==> flow/design.v <==
`timescale 1ns / 1ps
module bnn_core #(
    parameter  STRIDE = 1,
    parameter  IN_CHANNEL = 3,
    parameter  OUT_CHANNEL = 3,
    parameter  WEGT_WIDTH = 3,
    parameter  IN_DATA_WIDTH = 28,
    parameter  IN_DATA_1CH = IN_DATA_WIDTH ** 2,
    parameter  IN_DATA_SIZE = IN_DATA_1CH * IN_CHANNEL,
    parameter  WEGT_1CH = WEGT_WIDTH ** 2,
    parameter  WEGT_SIZE = WEGT_1CH * IN_CHANNEL,
    parameter  WEGTS_SIZE = OUT_CHANNEL * WEGT_SIZE,
    parameter  OUT_DATA_WIDTH = (IN_DATA_WIDTH - WEGT_WIDTH) / STRIDE +1,
    parameter  OUT_DATA_1CH = OUT_DATA_WIDTH ** 2,
    parameter  OUT_DATA_SIZE = OUT_CHANNEL * OUT_DATA_1CH,
    parameter  NUM_BUF = WEGT_WIDTH * IN_CHANNEL,
    parameter CORE_DELAY = 5
)(
	input	wire	                    clk,
	input	wire	                    reset_n,
    input   wire [WEGT_SIZE -1: 0]      i_weight,       
    input   wire [IN_DATA_WIDTH -1:0]   i_data,         
    input   wire                        i_valid,
    input   wire [CORE_DELAY - 1 : 0]   i_calc_valid,
	output  reg                         o_valid,
	output  reg  [OUT_DATA_WIDTH -1: 0] o_result        
    );
reg [1 : 0] core_channel_cnt;
always @(posedge clk or negedge reset_n) begin
    if(!reset_n) begin
        core_channel_cnt <= 0;
    end
    else if(i_valid) begin
        if(core_channel_cnt == 2) begin
            core_channel_cnt <= 0;
        end
        else begin
            core_channel_cnt <= core_channel_cnt + 1;
        end
    end
    else begin
        core_channel_cnt <= 0;
    end
end
integer i, j;
reg [IN_DATA_WIDTH - 1 : 0] r_input_mem_data [NUM_BUF - 1 : 0];
always @(posedge clk or negedge reset_n) begin
	if(!reset_n) begin
		for(i = 0; i < NUM_BUF; i = i + 1) begin
			r_input_mem_data[i] <= {IN_DATA_WIDTH{1'b0}};
		end
	end
	else if(i_valid && core_channel_cnt == 0) begin		 
		for(i = 0; i < IN_CHANNEL; i = i + 1) begin
			r_input_mem_data[i * WEGT_WIDTH] 	    <= r_input_mem_data[i * WEGT_WIDTH + 1];
			r_input_mem_data[i * WEGT_WIDTH + 1] 	<= r_input_mem_data[i * WEGT_WIDTH + 2];
		end
		r_input_mem_data[2] <= i_data;
		r_input_mem_data[5] <= 0;
		r_input_mem_data[8] <= 0;
	end
	else if(i_valid) begin
		r_input_mem_data[core_channel_cnt * WEGT_WIDTH + 2] <= i_data;
	end
end
reg [WEGT_SIZE - 1 : 0] r_weight;
always @(posedge clk or negedge reset_n) begin
    if(!reset_n) begin
        r_weight <= {WEGT_SIZE{1'b0}};
    end
    else if(i_valid) begin
        r_weight <= i_weight;
    end
end
wire [WEGT_SIZE - 1 : 0] sliced_input [OUT_DATA_WIDTH - 1 : 0];
genvar a,b,c;
generate
	for(a = 0; a < OUT_DATA_WIDTH; a = a + 1) begin
		for(b = 0; b < IN_CHANNEL; b = b + 1) begin
			for(c = 0; c < WEGT_WIDTH; c = c + 1) begin
				assign sliced_input[a][(WEGT_SIZE - 1) - b * WEGT_1CH - c * WEGT_WIDTH -: WEGT_WIDTH] 
				= r_input_mem_data[b * WEGT_WIDTH + c][(IN_DATA_WIDTH - 1) - a -: WEGT_WIDTH];
			end
		end
	end
endgenerate
reg [WEGT_SIZE - 1 : 0 ] r_sliced_input [OUT_DATA_WIDTH - 1 : 0];
always @(posedge clk or negedge reset_n) begin
	if(!reset_n) begin
		for(i = 0; i < OUT_DATA_WIDTH; i = i + 1) begin
			r_sliced_input[i] <= {WEGT_SIZE{1'b0}};
		end
	end
	else if(i_calc_valid[1]) begin
		for(i = 0; i < OUT_DATA_WIDTH; i = i + 1) begin
			r_sliced_input[i] <= sliced_input[i];
		end
	end
end
wire [WEGT_SIZE - 1 : 0] xnor_result [OUT_DATA_WIDTH - 1 : 0];
genvar d;
generate
	for(d = 0; d < OUT_DATA_WIDTH; d = d + 1) begin
		assign xnor_result[d] = ~ (r_sliced_input[d] ^ r_weight);
	end
endgenerate
reg [WEGT_SIZE - 1 : 0] r_xnor_result [OUT_DATA_WIDTH - 1 : 0];
always @(posedge clk or negedge reset_n) begin
	if(!reset_n) begin
		for(i = 0; i < OUT_DATA_WIDTH; i = i + 1) begin
			r_xnor_result[i] <= {WEGT_SIZE{1'b0}};
		end
	end
	else if(i_calc_valid[2]) begin
		for(i = 0; i < OUT_DATA_WIDTH; i = i + 1) begin
			r_xnor_result[i] <= xnor_result[i];
		end
	end
end
reg [4 : 0] popcnt_result [OUT_DATA_WIDTH - 1 : 0];
always @(*) begin
	for(i = 0; i < OUT_DATA_WIDTH; i = i + 1) begin
		popcnt_result[i] = 0;
		for(j = 0; j < WEGT_SIZE; j = j + 1) begin
			popcnt_result[i] = popcnt_result[i] + r_xnor_result[i][j];
		end
	end
end
reg [4 : 0] r_popcnt_result [OUT_DATA_WIDTH - 1 : 0];
always @(posedge clk or negedge reset_n) begin
	if(!reset_n) begin
		for(i = 0; i < OUT_DATA_WIDTH; i = i + 1) begin
			r_popcnt_result[i] <= {WEGT_SIZE{1'b0}};
		end
	end
	else if(i_calc_valid[3]) begin
		for(i = 0; i < OUT_DATA_WIDTH; i = i + 1) begin
			r_popcnt_result[i] <= popcnt_result[i];
		end
	end
end
wire [OUT_DATA_WIDTH - 1 : 0] result;
genvar e;
generate
	for(e = 0; e < OUT_DATA_WIDTH; e = e + 1) begin
		assign result[(OUT_DATA_WIDTH - 1) - e] = (r_popcnt_result[e] << 1) > WEGT_SIZE ? 1 : 0;
	end
endgenerate
always @(posedge clk or negedge reset_n) begin
	if(!reset_n) begin
		o_result <= {WEGT_SIZE{1'b0}};
	end
	else if(i_calc_valid[4]) begin
		o_result <= result;
	end
end
always @(posedge clk or negedge reset_n) begin
    if(!reset_n) begin
        o_valid <= 0;
    end
    else begin
        o_valid <= i_calc_valid[4];
    end
end
endmodule
`timescale 1ns / 1ps
module bnn_layer
#(
	parameter CNT_BIT = 31,
	parameter IN_MEM_DWIDTH = 28,
	parameter IN_MEM_AWIDTH = 7,
	parameter IN_MEM_DEPTH  = 84,
	parameter WEGT_MEM_DWIDTH = 27,
	parameter WEGT_MEM_AWIDTH = 2,
	parameter WEGT_MEM_DEPTH  = 3,
	parameter OUT_MEM_DWIDTH = 26,
	parameter OUT_MEM_AWIDTH = 5,
	parameter OUT_MEM_DEPTH  = 78,
    parameter  STRIDE = 1,
    parameter  IN_CHANNEL = 3,
    parameter  OUT_CHANNEL = 3,
    parameter  WEGT_WIDTH = 3,
    parameter  IN_DATA_WIDTH = 28,
    parameter  IN_DATA_1CH = IN_DATA_WIDTH ** 2,
    parameter  IN_DATA_SIZE = IN_DATA_1CH * IN_CHANNEL,  
    parameter  WEGT_1CH = WEGT_WIDTH ** 2,
    parameter  WEGT_SIZE = WEGT_1CH * IN_CHANNEL,
    parameter  WEGTS_SIZE = OUT_CHANNEL * WEGT_SIZE,
    parameter  OUT_DATA_WIDTH = (IN_DATA_WIDTH - WEGT_WIDTH) / STRIDE +1,
    parameter  OUT_DATA_1CH = OUT_DATA_WIDTH ** 2,
    parameter  OUT_DATA_SIZE = OUT_CHANNEL * OUT_DATA_1CH,
    parameter  NUM_BUF = WEGT_WIDTH * IN_CHANNEL,
    parameter  STATE_WIDTH = 3,
    parameter  CORE_DELAY = 5
)
(
    input 				        clk,
    input 				        reset_n,
	input 				        i_run,
	input  [CNT_BIT-1:0]	    i_num_cnt,
	output   			        o_idle,
	output   			        o_read,
	output                      o_write,
	output  			        o_done,
	output[IN_MEM_AWIDTH-1:0] 	addr_input,
	output 				        ce_input,
	output 				        we_input,
	input [IN_MEM_DWIDTH-1:0]   q_input,
	output[IN_MEM_DWIDTH-1:0] 	d_input,
	output[WEGT_MEM_AWIDTH-1:0] addr_weight,
	output 				        ce_weight,
	output 				        we_weight,
	input [WEGT_MEM_DWIDTH-1:0] q_weight,
	output[WEGT_MEM_DWIDTH-1:0] d_weight,
    output[OUT_MEM_AWIDTH-1:0] 	addr_output,
	output 				        ce_output,
	output 				        we_output,
	input [OUT_MEM_DWIDTH-1:0]  q_output,
	output[OUT_MEM_DWIDTH-1:0] 	d_output
    );
localparam S_IDLE	= 2'b00;
localparam S_RUN	= 2'b01;
localparam S_DONE  	= 2'b10;
reg [1:0] c_state_read;  
reg [1:0] n_state_read;  
reg [1:0] c_state_write;  
reg [1:0] n_state_write;  
wire      is_write_start;
wire      calc_valid;
wire      out_channel_end;
wire      wegt_read;
wire      result_valid;
wire	  is_write_done;
wire	  is_read_done;
always @(posedge clk or negedge reset_n) begin
    if(!reset_n) begin
		c_state_read <= S_IDLE;
    end else begin
		c_state_read <= n_state_read;
    end
end
always @(posedge clk or negedge reset_n) begin
    if(!reset_n) begin
		c_state_write <= S_IDLE;
    end else begin
		c_state_write <= n_state_write;
    end
end
always @(*) 
begin
	n_state_read = c_state_read;  
	case(c_state_read)
	S_IDLE	: if(i_run)
				n_state_read = S_RUN;
	S_RUN   : if(is_read_done)
				n_state_read = S_DONE;
	S_DONE	: n_state_read 	 = S_IDLE;
	endcase
end 
always @(*) 
begin
	n_state_write = c_state_write;  
	case(c_state_write)
	S_IDLE	: if(is_write_start)
				n_state_write = S_RUN;
	S_RUN   : if(is_write_done)
				n_state_write = S_DONE;
	S_DONE	: n_state_write   = S_IDLE;
	endcase
end 
assign o_idle 		= (c_state_read == S_IDLE) && (c_state_write == S_IDLE);
assign o_read 		= (c_state_read == S_RUN);
assign o_write 		= (c_state_write == S_RUN);
assign o_done 		= (c_state_write == S_DONE);  
reg [CNT_BIT-1:0] num_cnt;
reg [3:0] o_write_cnt;
always @(posedge clk or negedge reset_n) begin
    if(!reset_n) begin
        num_cnt <= 0;  
    end else if (i_run) begin
        num_cnt <= i_num_cnt;
	end else if (o_done) begin
		num_cnt <= 0;
	end
end
reg [1:0] in_channel_cnt;
always @(posedge clk or negedge reset_n) begin	 
	if(!reset_n) begin
		in_channel_cnt <= 1;
	end
	else if(in_channel_cnt >= 2) begin
		in_channel_cnt <= 0;
	end
	else if(o_read) begin
		in_channel_cnt <= in_channel_cnt + 1;
	end
end
reg [2 : 0] out_channel_cnt;
always @(posedge clk or negedge reset_n) begin
	if(!reset_n) begin
		out_channel_cnt <= 0;
	end
	else if(out_channel_end) begin
		out_channel_cnt <= out_channel_cnt + 1;
	end
	else if(out_channel_cnt == OUT_CHANNEL) begin
		out_channel_cnt <= 0;
	end
end
reg [IN_DATA_WIDTH - 1 : 0] row_cnt;
always @(posedge clk or negedge reset_n) begin	
	if(!reset_n) begin
		row_cnt <= 0;
	end
	else if(row_cnt >= IN_DATA_WIDTH) begin
		row_cnt <= 0;
	end
	else if(o_read && in_channel_cnt == 2) begin
		row_cnt <= row_cnt + 1;
	end
end
reg [CORE_DELAY - 1 : 0] r_calc_valid;
always @(posedge clk or negedge reset_n) begin
	if(!reset_n) begin
		r_calc_valid <= {CORE_DELAY{1'b0}};
	end
	else begin
		r_calc_valid <= {r_calc_valid[CORE_DELAY - 2 : 0],{calc_valid}};
	end
end
reg [CNT_BIT-1:0] addr_cnt_read_input;
reg [CNT_BIT-1:0] addr_cnt_read_weight; 
reg [CNT_BIT-1:0] addr_cnt_write;
assign is_read_done  = o_read  && (out_channel_cnt == OUT_CHANNEL - 1) && out_channel_end ;
assign is_write_done = o_write && (addr_cnt_write == OUT_MEM_DEPTH - 1) && (|r_calc_valid == 0);
assign calc_valid	= o_read && (in_channel_cnt == 0) && (row_cnt > 2);
assign out_channel_end = (addr_cnt_read_input == IN_MEM_DEPTH - 1); 
assign wegt_read    = o_read && (out_channel_cnt > 0) && (in_channel_cnt == 0) &&(row_cnt == 2);
always @(posedge clk or negedge reset_n) begin
    if(!reset_n) begin
        addr_cnt_read_input <= 0;  
    end else if (is_read_done | out_channel_end) begin
        addr_cnt_read_input <= 0; 
    end else if (o_read) begin
        addr_cnt_read_input <= IN_DATA_WIDTH * in_channel_cnt + row_cnt;
	end
end
always @(posedge clk or negedge reset_n) begin
    if(!reset_n) begin
        addr_cnt_read_weight <= 0;  
    end else if (is_read_done) begin
        addr_cnt_read_weight <= 0; 
    end else if (wegt_read) begin
        addr_cnt_read_weight <= addr_cnt_read_weight + 1;
	end
end
always @(posedge clk or negedge reset_n) begin
    if(!reset_n) begin
        addr_cnt_write <= 0;  
    end else if (is_write_done) begin
        addr_cnt_write <= 0; 
    end else if (o_write && result_valid ) begin
        addr_cnt_write <= addr_cnt_write + 1;
	end
end
reg  r_valid;
always @(posedge clk or negedge reset_n) begin
    if(!reset_n) begin
        r_valid <= {IN_MEM_DWIDTH{1'b0}};  
    end else begin
	    r_valid <= o_read;  
    end
end
assign addr_input 	= addr_cnt_read_input;
assign ce_input 	= o_read;
assign we_input 	= 1'b0;  
assign d_input		= {IN_MEM_DWIDTH{1'b0}};  
wire [IN_MEM_DWIDTH - 1 : 0]    input_mem_data;
assign input_mem_data = q_input;
assign addr_weight 	= addr_cnt_read_weight;
assign ce_weight 	= o_read;    
assign we_weight 	= 1'b0;  
assign d_weight		= {IN_MEM_DWIDTH{1'b0}};  
wire [WEGT_MEM_DWIDTH - 1:0] 	weight_mem_data;
assign weight_mem_data = q_weight; 
wire [OUT_MEM_DWIDTH-1:0] w_result;
bnn_core #(
.WEGT_WIDTH     (WEGT_WIDTH),
.IN_DATA_WIDTH  (IN_DATA_WIDTH),
.STRIDE         (STRIDE),
.IN_CHANNEL     (IN_CHANNEL),
.OUT_CHANNEL    (OUT_CHANNEL)
) u_bnn_core (
.clk            (clk),
.reset_n        (reset_n),
.i_weight       (weight_mem_data),
.i_data         (input_mem_data),
.i_valid	    (r_valid),
.i_calc_valid   (r_calc_valid),
.o_valid        (result_valid),
.o_result       (w_result)
);
assign is_write_start = r_calc_valid[4];
assign addr_output 	= addr_cnt_write;
assign ce_output 	= o_write && result_valid;
assign we_output 	= o_write;
assign d_output		= w_result;
endmodule
module bnn_layer0 (
    input  wire        clk,
    input  wire        reset_n,
    input  wire        i_run,
    output wire        o_idle,
    output wire        o_done,
    output wire [6:0]  addr_input,
    output wire        ce_input,
    input  wire [27:0] q_input,
    output wire [1:0]  addr_weight,
    output wire        ce_weight,
    input  wire [26:0] q_weight,
    output wire [6:0]  addr_output,
    output wire        we_output,
    output wire [25:0] d_output
);
wire        w_read, w_write;
wire        w_we_input, w_we_weight, w_ce_output, w_we_output;
wire [27:0] w_d_input;
wire [26:0] w_d_weight;
bnn_layer #(
    .CNT_BIT         (31),
    .IN_MEM_DWIDTH   (28),
    .IN_MEM_AWIDTH   (7),
    .IN_MEM_DEPTH    (84),
    .WEGT_MEM_DWIDTH (27),
    .WEGT_MEM_AWIDTH (2),
    .WEGT_MEM_DEPTH  (3),
    .OUT_MEM_DWIDTH  (26),
    .OUT_MEM_AWIDTH  (7),
    .OUT_MEM_DEPTH   (78),
    .WEGT_WIDTH      (3),
    .IN_DATA_WIDTH   (28),
    .STRIDE          (1),
    .IN_CHANNEL      (3),
    .OUT_CHANNEL     (3)
) u_bnn_layer (
    .clk         (clk),
    .reset_n     (reset_n),
    .i_run       (i_run),
    .i_num_cnt   (31'd84),
    .o_idle      (o_idle),
    .o_read      (w_read),
    .o_write     (w_write),
    .o_done      (o_done),
    .addr_input  (addr_input),
    .ce_input    (ce_input),
    .we_input    (w_we_input),
    .q_input     (q_input),
    .d_input     (w_d_input),
    .addr_weight (addr_weight),
    .ce_weight   (ce_weight),
    .we_weight   (w_we_weight),
    .q_weight    (q_weight),
    .d_weight    (w_d_weight),
    .addr_output (addr_output),
    .ce_output   (w_ce_output),
    .we_output   (w_we_output),
    .q_output    (26'd0),
    .d_output    (d_output)
);
assign we_output = w_ce_output & w_we_output;
endmodule
== Tool chain data of bnn_layer0 ==
The steps from the RTL of bnn_layer0 to its reports follow in flow order.
Line numbers count from 1 in the design file above.
Not given: -

* Design top: bnn_layer0
* Clock port: clk
* Library: sky130hd
* Corner: tt_025C_1v80

== After elaboration ==
Source: Yosys, flattened and elaborated. Widths are those after wreduce. Registers that Yosys merges into a memory's read port (data or address) are not register bits. Print and check cells do not count. Equal cells are merged and count once.

* Register bits: 1978
* Output and inout port bits: 47
* Elaborated cells: 1016

* Add/subtract/negate cells: 684
* Multipliers: 2
* Order comparisons: 30
* Equal/unequal tests: 23
* Muxes and demuxes: 73
* Bitwise gates (word level): 54
* Reduce/logical cells: 49

{| class="wikitable"
|+ Operator list
! cell !! number
|-
| adder 5 x 1 -> 5 bit || 572
|-
| 2-to-1 mux 28 bit || 29
|-
| XOR 27 bit || 26
|-
| NOT 27 bit || 26
|-
| 2-to-1 mux 31 bit || 6
|-
| > comparator 6 x 5 -> 1 bit with constant B || 26
|-
| adder 4 x 1 -> 5 bit || 26
|-
| adder 3 x 1 -> 4 bit || 26
|-
| adder 2 x 1 -> 3 bit || 26
|-
| adder 31 x 1 -> 31 bit with constant B || 2
|-
| == test 31 x 7 -> 1 bit with constant B || 2
|-
| adder 1 x 1 -> 2 bit || 26
|-
| nonzero test 2 bit || 16
|-
| zero test 32 bit || 1
|-
| adder 31 x 28 -> 31 bit || 1
|-
| adder 28 x 1 -> 28 bit with constant B || 1
|-
| > comparator 28 x 2 -> 1 bit with constant B || 1
|-
| == test 28 x 2 -> 1 bit with constant B || 1
|-
| greater-or-equal comparator 28 x 5 -> 1 bit with constant B || 1
|-
| 2-to-1 mux 1 bit || 26
|-
| AND reduction 2 bit || 9
|-
| == test 4 x 3 -> 1 bit with constant B || 4
|-
| 2-to-1 mux 2 bit || 8
|-
| logical AND 1 bit || 13
|-
| case mux 2 bit (select 3 bit) || 2
|-
| multiplier 3 x 2 -> 5 bit with constant A || 1
|-
| == test 2 bit with constant B || 4
|-
| multiplier 2 x 2 -> 4 bit with constant B || 1
|}

Other operator kinds: 20; their cells: 32.

== Longest topological paths ==
Yosys ltp: most cells in a row. Word level: on the elaborated netlist, between registers, memories and ports. Mapped: between sequential cells and ports; inverters and the memories' decode and read muxes count.

* Depth after elaboration: 26
* ABC_AREA: 0
* Depth in mapped cells: 18
* Mapped depth without buffers: 18

== After synthesis ==
Yosys stat after the flow's synthesis: flattened, memories mapped to cells. It holds for the ABC_AREA given above (unset counts as 0); a run with the other value may have another netlist.
The area totals of this step are shown rounded.

{| class="wikitable"
|+ Cells by type
! cell !! number !! total area (um2)
|-
| sky130_fd_sc_hd__dfrtp_1 || 1470 || 3.68E+04
|-
| sky130_fd_sc_hd__mux2_2 || 854 || 9.62E+03
|-
| sky130_fd_sc_hd__fa_1 || 469 || 9.39E+03
|-
| sky130_fd_sc_hd__xnor2_1 || 808 || 7.08E+03
|-
| sky130_fd_sc_hd__inv_1 || 942 || 3.54E+03
|-
| sky130_fd_sc_hd__ha_1 || 253 || 3.17E+03
|-
| sky130_fd_sc_hd__o21ai_0 || 464 || 2.32E+03
|-
| sky130_fd_sc_hd__nand2_1 || 539 || 2023.19
|-
| sky130_fd_sc_hd__clkbuf_1 || 200 || 750.72
|-
| sky130_fd_sc_hd__a21oi_1 || 114 || 570.547
|-
| sky130_fd_sc_hd__buf_2 || 75 || 375.36
|-
| sky130_fd_sc_hd__a21o_1 || 47 || 352.838
|-
| sky130_fd_sc_hd__nor2_1 || 94 || 352.838
|-
| sky130_fd_sc_hd__xor2_1 || 24 || 210.202
|-
| sky130_fd_sc_hd__a31oi_1 || 27 || 168.912
|-
| sky130_fd_sc_hd__mux2i_1 || 16 || 160.154
|-
| sky130_fd_sc_hd__a211oi_1 || 21 || 157.651
|-
| sky130_fd_sc_hd__o21bai_1 || 17 || 127.622
|}

Not listed: further types 43, cells in them 187.

* Cells in the netlist: 6621
* Mapped area: 0.0784 mm2
* Area of sequential cells: 0.0369 mm2
* Flip-flop cells: 1473
* Buffer cells: 322

By module: a second synthesis without flattening, with its own total; a netlist apart from the flattened one above.

* Cells (unflattened synthesis): 7003
* Area (unflattened synthesis): 0.0807 mm2

Each row is one instance without its submodules.

{| class="wikitable"
|+ By module
! module !! times used !! cells !! area (mm2) !! sequential area (mm2)
|-
| bnn_core || 1 || 6454 || 0.075 || 0.0342
|-
| bnn_layer || 1 || 546 || 0.00568 || 0.00268
|-
| bnn_layer0 || 1 || 3 || 0.0000138 || 0
|}

== Worst setup path after synthesis ==
Path of least setup slack by OpenSTA after synthesis, without wires, with an ideal clock, recovery checks aside; 20% of the period is set as input and as output delay. Where synthesis merged equal registers, the netlist keeps one of their names.

* Kind: register to register
* Start point: reg u_bnn_layer.u_bnn_core.r_xnor_result[7][17]
* End point: reg u_bnn_layer.u_bnn_core.r_popcnt_result[7][4]
* Clock period: 6.0 ns
* Library setup time: 0.125 ns
* Time at the first pin: 0.000 ns
* Data arrival time: 5.006 ns
* Path slack: 0.870 ns
* Delay of the path: 5.131 ns
* Stages on the path: 19
* Path buffers: 0
* Synthesis period reached: 5.13 ns

"delay of the path" is the arrival time less input delay plus setup time.
"stages on the path": output pins that drive a net of the path, with the launching flip-flop's if there is one; two outputs of one cell count as two.
"synthesis period reached" = period - worst setup slack (recovery checks aside). The figure is calculated, with input and output delays left at 20% of the set period.
The rows between start and end are the longest chain of elaborated cells between them; the timing report does not say that the signal goes this way. Where chains are equally long, one stands for them.
Each line given opens the expression or statement behind the cell; cells for indexed reads and writes are added by Yosys, which also makes memories of some case tables.

* Cells stage by stage: sky130_fd_sc_hd__dfrtp_1 -> sky130_fd_sc_hd__fa_1 -> sky130_fd_sc_hd__inv_1 -> sky130_fd_sc_hd__fa_1 -> sky130_fd_sc_hd__inv_1 -> sky130_fd_sc_hd__fa_1 -> sky130_fd_sc_hd__inv_1 -> sky130_fd_sc_hd__fa_1 -> sky130_fd_sc_hd__fa_1 -> sky130_fd_sc_hd__fa_1 -> sky130_fd_sc_hd__inv_1 -> sky130_fd_sc_hd__ha_1 -> sky130_fd_sc_hd__a21oi_1 -> sky130_fd_sc_hd__fa_1 -> sky130_fd_sc_hd__inv_1 -> sky130_fd_sc_hd__a21o_1 -> sky130_fd_sc_hd__a21oi_1 -> sky130_fd_sc_hd__xnor2_1 -> sky130_fd_sc_hd__mux2_2
* Cells in the longest elaborated chain: 10

{| class="wikitable"
|+ Ends and longest elaborated chain, after synthesis
! element !! line !! source
|-
| start: declaration || 107 || <nowiki>reg [WEGT_SIZE - 1 : 0] r_xnor_result [OUT_DATA_WIDTH - 1 : 0];</nowiki>
|-
| start: assignment || 111 || <nowiki>r_xnor_result[i] <= {WEGT_SIZE{1'b0}};</nowiki>
|-
| start: assignment || 116 || <nowiki>r_xnor_result[i] <= xnor_result[i];</nowiki>
|-
| adder 5 x 1 -> 5 bit x10 || 125 || <nowiki>popcnt_result[i] = popcnt_result[i] + r_xnor_result[i][j];</nowiki>
|-
| end: assignment || 133 || <nowiki>r_popcnt_result[i] <= {WEGT_SIZE{1'b0}};</nowiki>
|-
| end: assignment || 138 || <nowiki>r_popcnt_result[i] <= popcnt_result[i];</nowiki>
|-
| end: declaration || 129 || <nowiki>reg [4 : 0] r_popcnt_result [OUT_DATA_WIDTH - 1 : 0];</nowiki>
|}

== Timing after layout ==
From the final timing report of record 1: the path of least setup slack in the routed layout; clock arrival at registers is part of the times.

* Kind: register to register
* Start point: reg u_bnn_layer.u_bnn_core.r_xnor_result[3][3]
* End point: reg u_bnn_layer.u_bnn_core.r_popcnt_result[3][4]
* Clock period: 5.88 ns
* Library setup time: 0.11 ns
* Time at the first pin: 0.84 ns
* Data arrival time: 6.08 ns
* Path slack: 0.53 ns
* Stages on the path: 17
* Path buffers: 0

The rows between start and end are the longest chain of elaborated cells between them; the timing report does not say that the signal goes this way. Where chains are equally long, one stands for them.

* Cells stage by stage: sky130_fd_sc_hd__dfrtp_1 -> sky130_fd_sc_hd__inv_1 -> sky130_fd_sc_hd__fa_2 -> sky130_fd_sc_hd__fa_1 -> sky130_fd_sc_hd__fa_1 -> sky130_fd_sc_hd__fa_1 -> sky130_fd_sc_hd__fa_1 -> sky130_fd_sc_hd__fa_1 -> sky130_fd_sc_hd__inv_1 -> sky130_fd_sc_hd__ha_1 -> sky130_fd_sc_hd__a21oi_2 -> sky130_fd_sc_hd__fa_1 -> sky130_fd_sc_hd__inv_1 -> sky130_fd_sc_hd__a21o_1 -> sky130_fd_sc_hd__a21oi_1 -> sky130_fd_sc_hd__xnor2_1 -> sky130_fd_sc_hd__mux2_2
* Cells in the longest elaborated chain: 24

{| class="wikitable"
|+ Ends and longest elaborated chain, after layout
! element !! line !! source
|-
| start: declaration || 107 || <nowiki>reg [WEGT_SIZE - 1 : 0] r_xnor_result [OUT_DATA_WIDTH - 1 : 0];</nowiki>
|-
| start: assignment || 111 || <nowiki>r_xnor_result[i] <= {WEGT_SIZE{1'b0}};</nowiki>
|-
| start: assignment || 116 || <nowiki>r_xnor_result[i] <= xnor_result[i];</nowiki>
|-
| adder 3 x 1 -> 4 bit || 125 || <nowiki>popcnt_result[i] = popcnt_result[i] + r_xnor_result[i][j];</nowiki>
|-
| adder 4 x 1 -> 5 bit || 125 ||
|-
| adder 5 x 1 -> 5 bit x22 || 125 ||
|-
| end: assignment || 133 || <nowiki>r_popcnt_result[i] <= {WEGT_SIZE{1'b0}};</nowiki>
|-
| end: assignment || 138 || <nowiki>r_popcnt_result[i] <= popcnt_result[i];</nowiki>
|-
| end: declaration || 129 || <nowiki>reg [4 : 0] r_popcnt_result [OUT_DATA_WIDTH - 1 : 0];</nowiki>
|}

==> results <==
Record of 4 stored runs of the RTL-to-layout flow on bnn_layer0, platform sky130hd. The runs are unordered. Constraints: input delay and output delay 20% of the set period each, output load 0.01 pF.
"achieved clock period": clock period set for the run, less the worst setup slack. It is reckoned from that one timing run; input and output delays stay at 20% of the period that was set.
"power" is the tool's figure for a default switching activity; nothing was simulated.
Results are given in rounded form.

Record 1
==> flow/run.sh <==
#!/bin/bash
# the make line also repeats the synthesis and layout settings of config.mk as NAME=value (left out here)
make -C /OpenROAD-flow-scripts/flow DESIGN_CONFIG=/design/flow/config.mk WORK_HOME=/design/flow/orfs CLKGATE_MAP_FILE= finish
==> flow/config.mk <==
export PLATFORM = sky130hd
export DESIGN_NAME = bnn_layer0
export DESIGN_NICKNAME = bnn_layer0
export VERILOG_FILES = /design/flow/design.v
export SDC_FILE = /design/flow/constraint.sdc
export NUM_CORES = 4
export LEC_CHECK = 0
export ABC_AREA = 0
export CAP_MARGIN = 0
export CELL_PAD_IN_SITES_DETAIL_PLACEMENT = 1
export CORE_ASPECT_RATIO = 0.53
export CORE_MARGIN = 2
export CORE_UTILIZATION = 40
export CTS_CLUSTER_SIZE = 13
export GPL_ROUTABILITY_DRIVEN = 0
export MAX_ROUTING_LAYER = met4
export MIN_ROUTING_LAYER = met2
export PLACE_DENSITY_LB_ADDON = 0.13
export SETUP_SLACK_MARGIN = 0.41
export SLEW_MARGIN = 20
==> flow/constraint.sdc <==
create_clock -name core_clock -period 5.88 [get_ports {clk}]
set_input_delay 1.1760 -clock core_clock [delete_from_list [all_inputs] [get_ports {clk}]]
set_output_delay 1.1760 -clock core_clock [all_outputs]
set_load 0.01 [all_outputs]

==> results of record 1 <==
chip area after synthesis (Yosys): 0.0784 mm2
die area: 0.2 mm2
standard-cell area of the final layout: 0.0877 mm2
utilization: 0.45
worst setup slack after layout: 0.532 ns
total negative slack: 0.000 ns
power: 0.0211 W
achieved clock period: 5.348 ns

Record 2
==> flow/run.sh <==
#!/bin/bash
# the make line also repeats the synthesis and layout settings of config.mk as NAME=value (left out here)
make -C /OpenROAD-flow-scripts/flow DESIGN_CONFIG=/design/flow/config.mk WORK_HOME=/design/flow/orfs CLKGATE_MAP_FILE= finish
==> flow/config.mk <==
export PLATFORM = sky130hd
export DESIGN_NAME = bnn_layer0
export DESIGN_NICKNAME = bnn_layer0
export VERILOG_FILES = /design/flow/design.v
export SDC_FILE = /design/flow/constraint.sdc
export NUM_CORES = 4
export LEC_CHECK = 0
export CAP_MARGIN = 10
export CELL_PAD_IN_SITES_GLOBAL_PLACEMENT = 3
export CORE_ASPECT_RATIO = 0.55
export CORE_MARGIN = 8
export CORE_UTILIZATION = 54
export CTS_CLUSTER_DIAMETER = 198
export CTS_CLUSTER_SIZE = 34
export GPL_TIMING_DRIVEN = 0
export HOLD_SLACK_MARGIN = 0.18
export MIN_ROUTING_LAYER = met2
export PLACE_DENSITY_LB_ADDON = 0.15
export SETUP_SLACK_MARGIN = 0.48
export SLEW_MARGIN = 20
export TNS_END_PERCENT = 65
==> flow/constraint.sdc <==
create_clock -name core_clock -period 5.16 [get_ports {clk}]
set_input_delay 1.0320 -clock core_clock [delete_from_list [all_inputs] [get_ports {clk}]]
set_output_delay 1.0320 -clock core_clock [all_outputs]
set_load 0.01 [all_outputs]

==> results of record 2 <==
did not finish, routing stopped with GRT-0116

Record 3
==> flow/run.sh <==
#!/bin/bash
# the make line also repeats the synthesis and layout settings of config.mk as NAME=value (left out here)
make -C /OpenROAD-flow-scripts/flow DESIGN_CONFIG=/design/flow/config.mk WORK_HOME=/design/flow/orfs CLKGATE_MAP_FILE= finish
==> flow/config.mk <==
export PLATFORM = sky130hd
export DESIGN_NAME = bnn_layer0
export DESIGN_NICKNAME = bnn_layer0
export VERILOG_FILES = /design/flow/design.v
export SDC_FILE = /design/flow/constraint.sdc
export NUM_CORES = 4
export LEC_CHECK = 0
export ABC_AREA = 1
export CAP_MARGIN = 35
export CELL_PAD_IN_SITES_DETAIL_PLACEMENT = 1
export CORE_MARGIN = 2
export CORE_UTILIZATION = 40
export GPL_ROUTABILITY_DRIVEN = 0
export MAX_ROUTING_LAYER = met4
export PLACE_DENSITY_LB_ADDON = 0.12
export SLEW_MARGIN = 20
==> flow/constraint.sdc <==
create_clock -name core_clock -period 6.0 [get_ports {clk}]
set_input_delay 1.2000 -clock core_clock [delete_from_list [all_inputs] [get_ports {clk}]]
set_output_delay 1.2000 -clock core_clock [all_outputs]
set_load 0.01 [all_outputs]

==> results of record 3 <==
chip area after synthesis (Yosys): 0.0798 mm2
die area: 0.203 mm2
standard-cell area of the final layout: 0.0893 mm2
utilization: 0.452
worst setup slack after layout: 0.724 ns
total negative slack: 0.000 ns
power: 0.0427 W
achieved clock period: 5.276 ns

Record 4
==> flow/run.sh <==
#!/bin/bash
# the make line also repeats the synthesis and layout settings of config.mk as NAME=value (left out here)
make -C /OpenROAD-flow-scripts/flow DESIGN_CONFIG=/design/flow/config.mk WORK_HOME=/design/flow/orfs CLKGATE_MAP_FILE= finish
==> flow/config.mk <==
export PLATFORM = sky130hd
export DESIGN_NAME = bnn_layer0
export DESIGN_NICKNAME = bnn_layer0
export VERILOG_FILES = /design/flow/design.v
export SDC_FILE = /design/flow/constraint.sdc
export NUM_CORES = 4
export LEC_CHECK = 0
export CAP_MARGIN = 20
export CELL_PAD_IN_SITES_GLOBAL_PLACEMENT = 3
export CORE_ASPECT_RATIO = 0.55
export CORE_MARGIN = 8
export CORE_UTILIZATION = 33
export CTS_CLUSTER_DIAMETER = 198
export CTS_CLUSTER_SIZE = 34
export GPL_TIMING_DRIVEN = 0
export HOLD_SLACK_MARGIN = 0.18
export PLACE_DENSITY_LB_ADDON = 0.15
export SETUP_SLACK_MARGIN = 0.48
export SLEW_MARGIN = 20
export TNS_END_PERCENT = 65
==> flow/constraint.sdc <==
create_clock -name core_clock -period 5.16 [get_ports {clk}]
set_input_delay 1.0320 -clock core_clock [delete_from_list [all_inputs] [get_ports {clk}]]
set_output_delay 1.0320 -clock core_clock [all_outputs]
set_load 0.01 [all_outputs]

==> results of record 4 <==
chip area after synthesis (Yosys): 0.0784 mm2
die area: 0.254 mm2
standard-cell area of the final layout: 0.0888 mm2
utilization: 0.377
worst setup slack after layout: -0.105 ns
total negative slack: -0.402 ns
power: 0.0178 W
achieved clock period: 5.265 ns
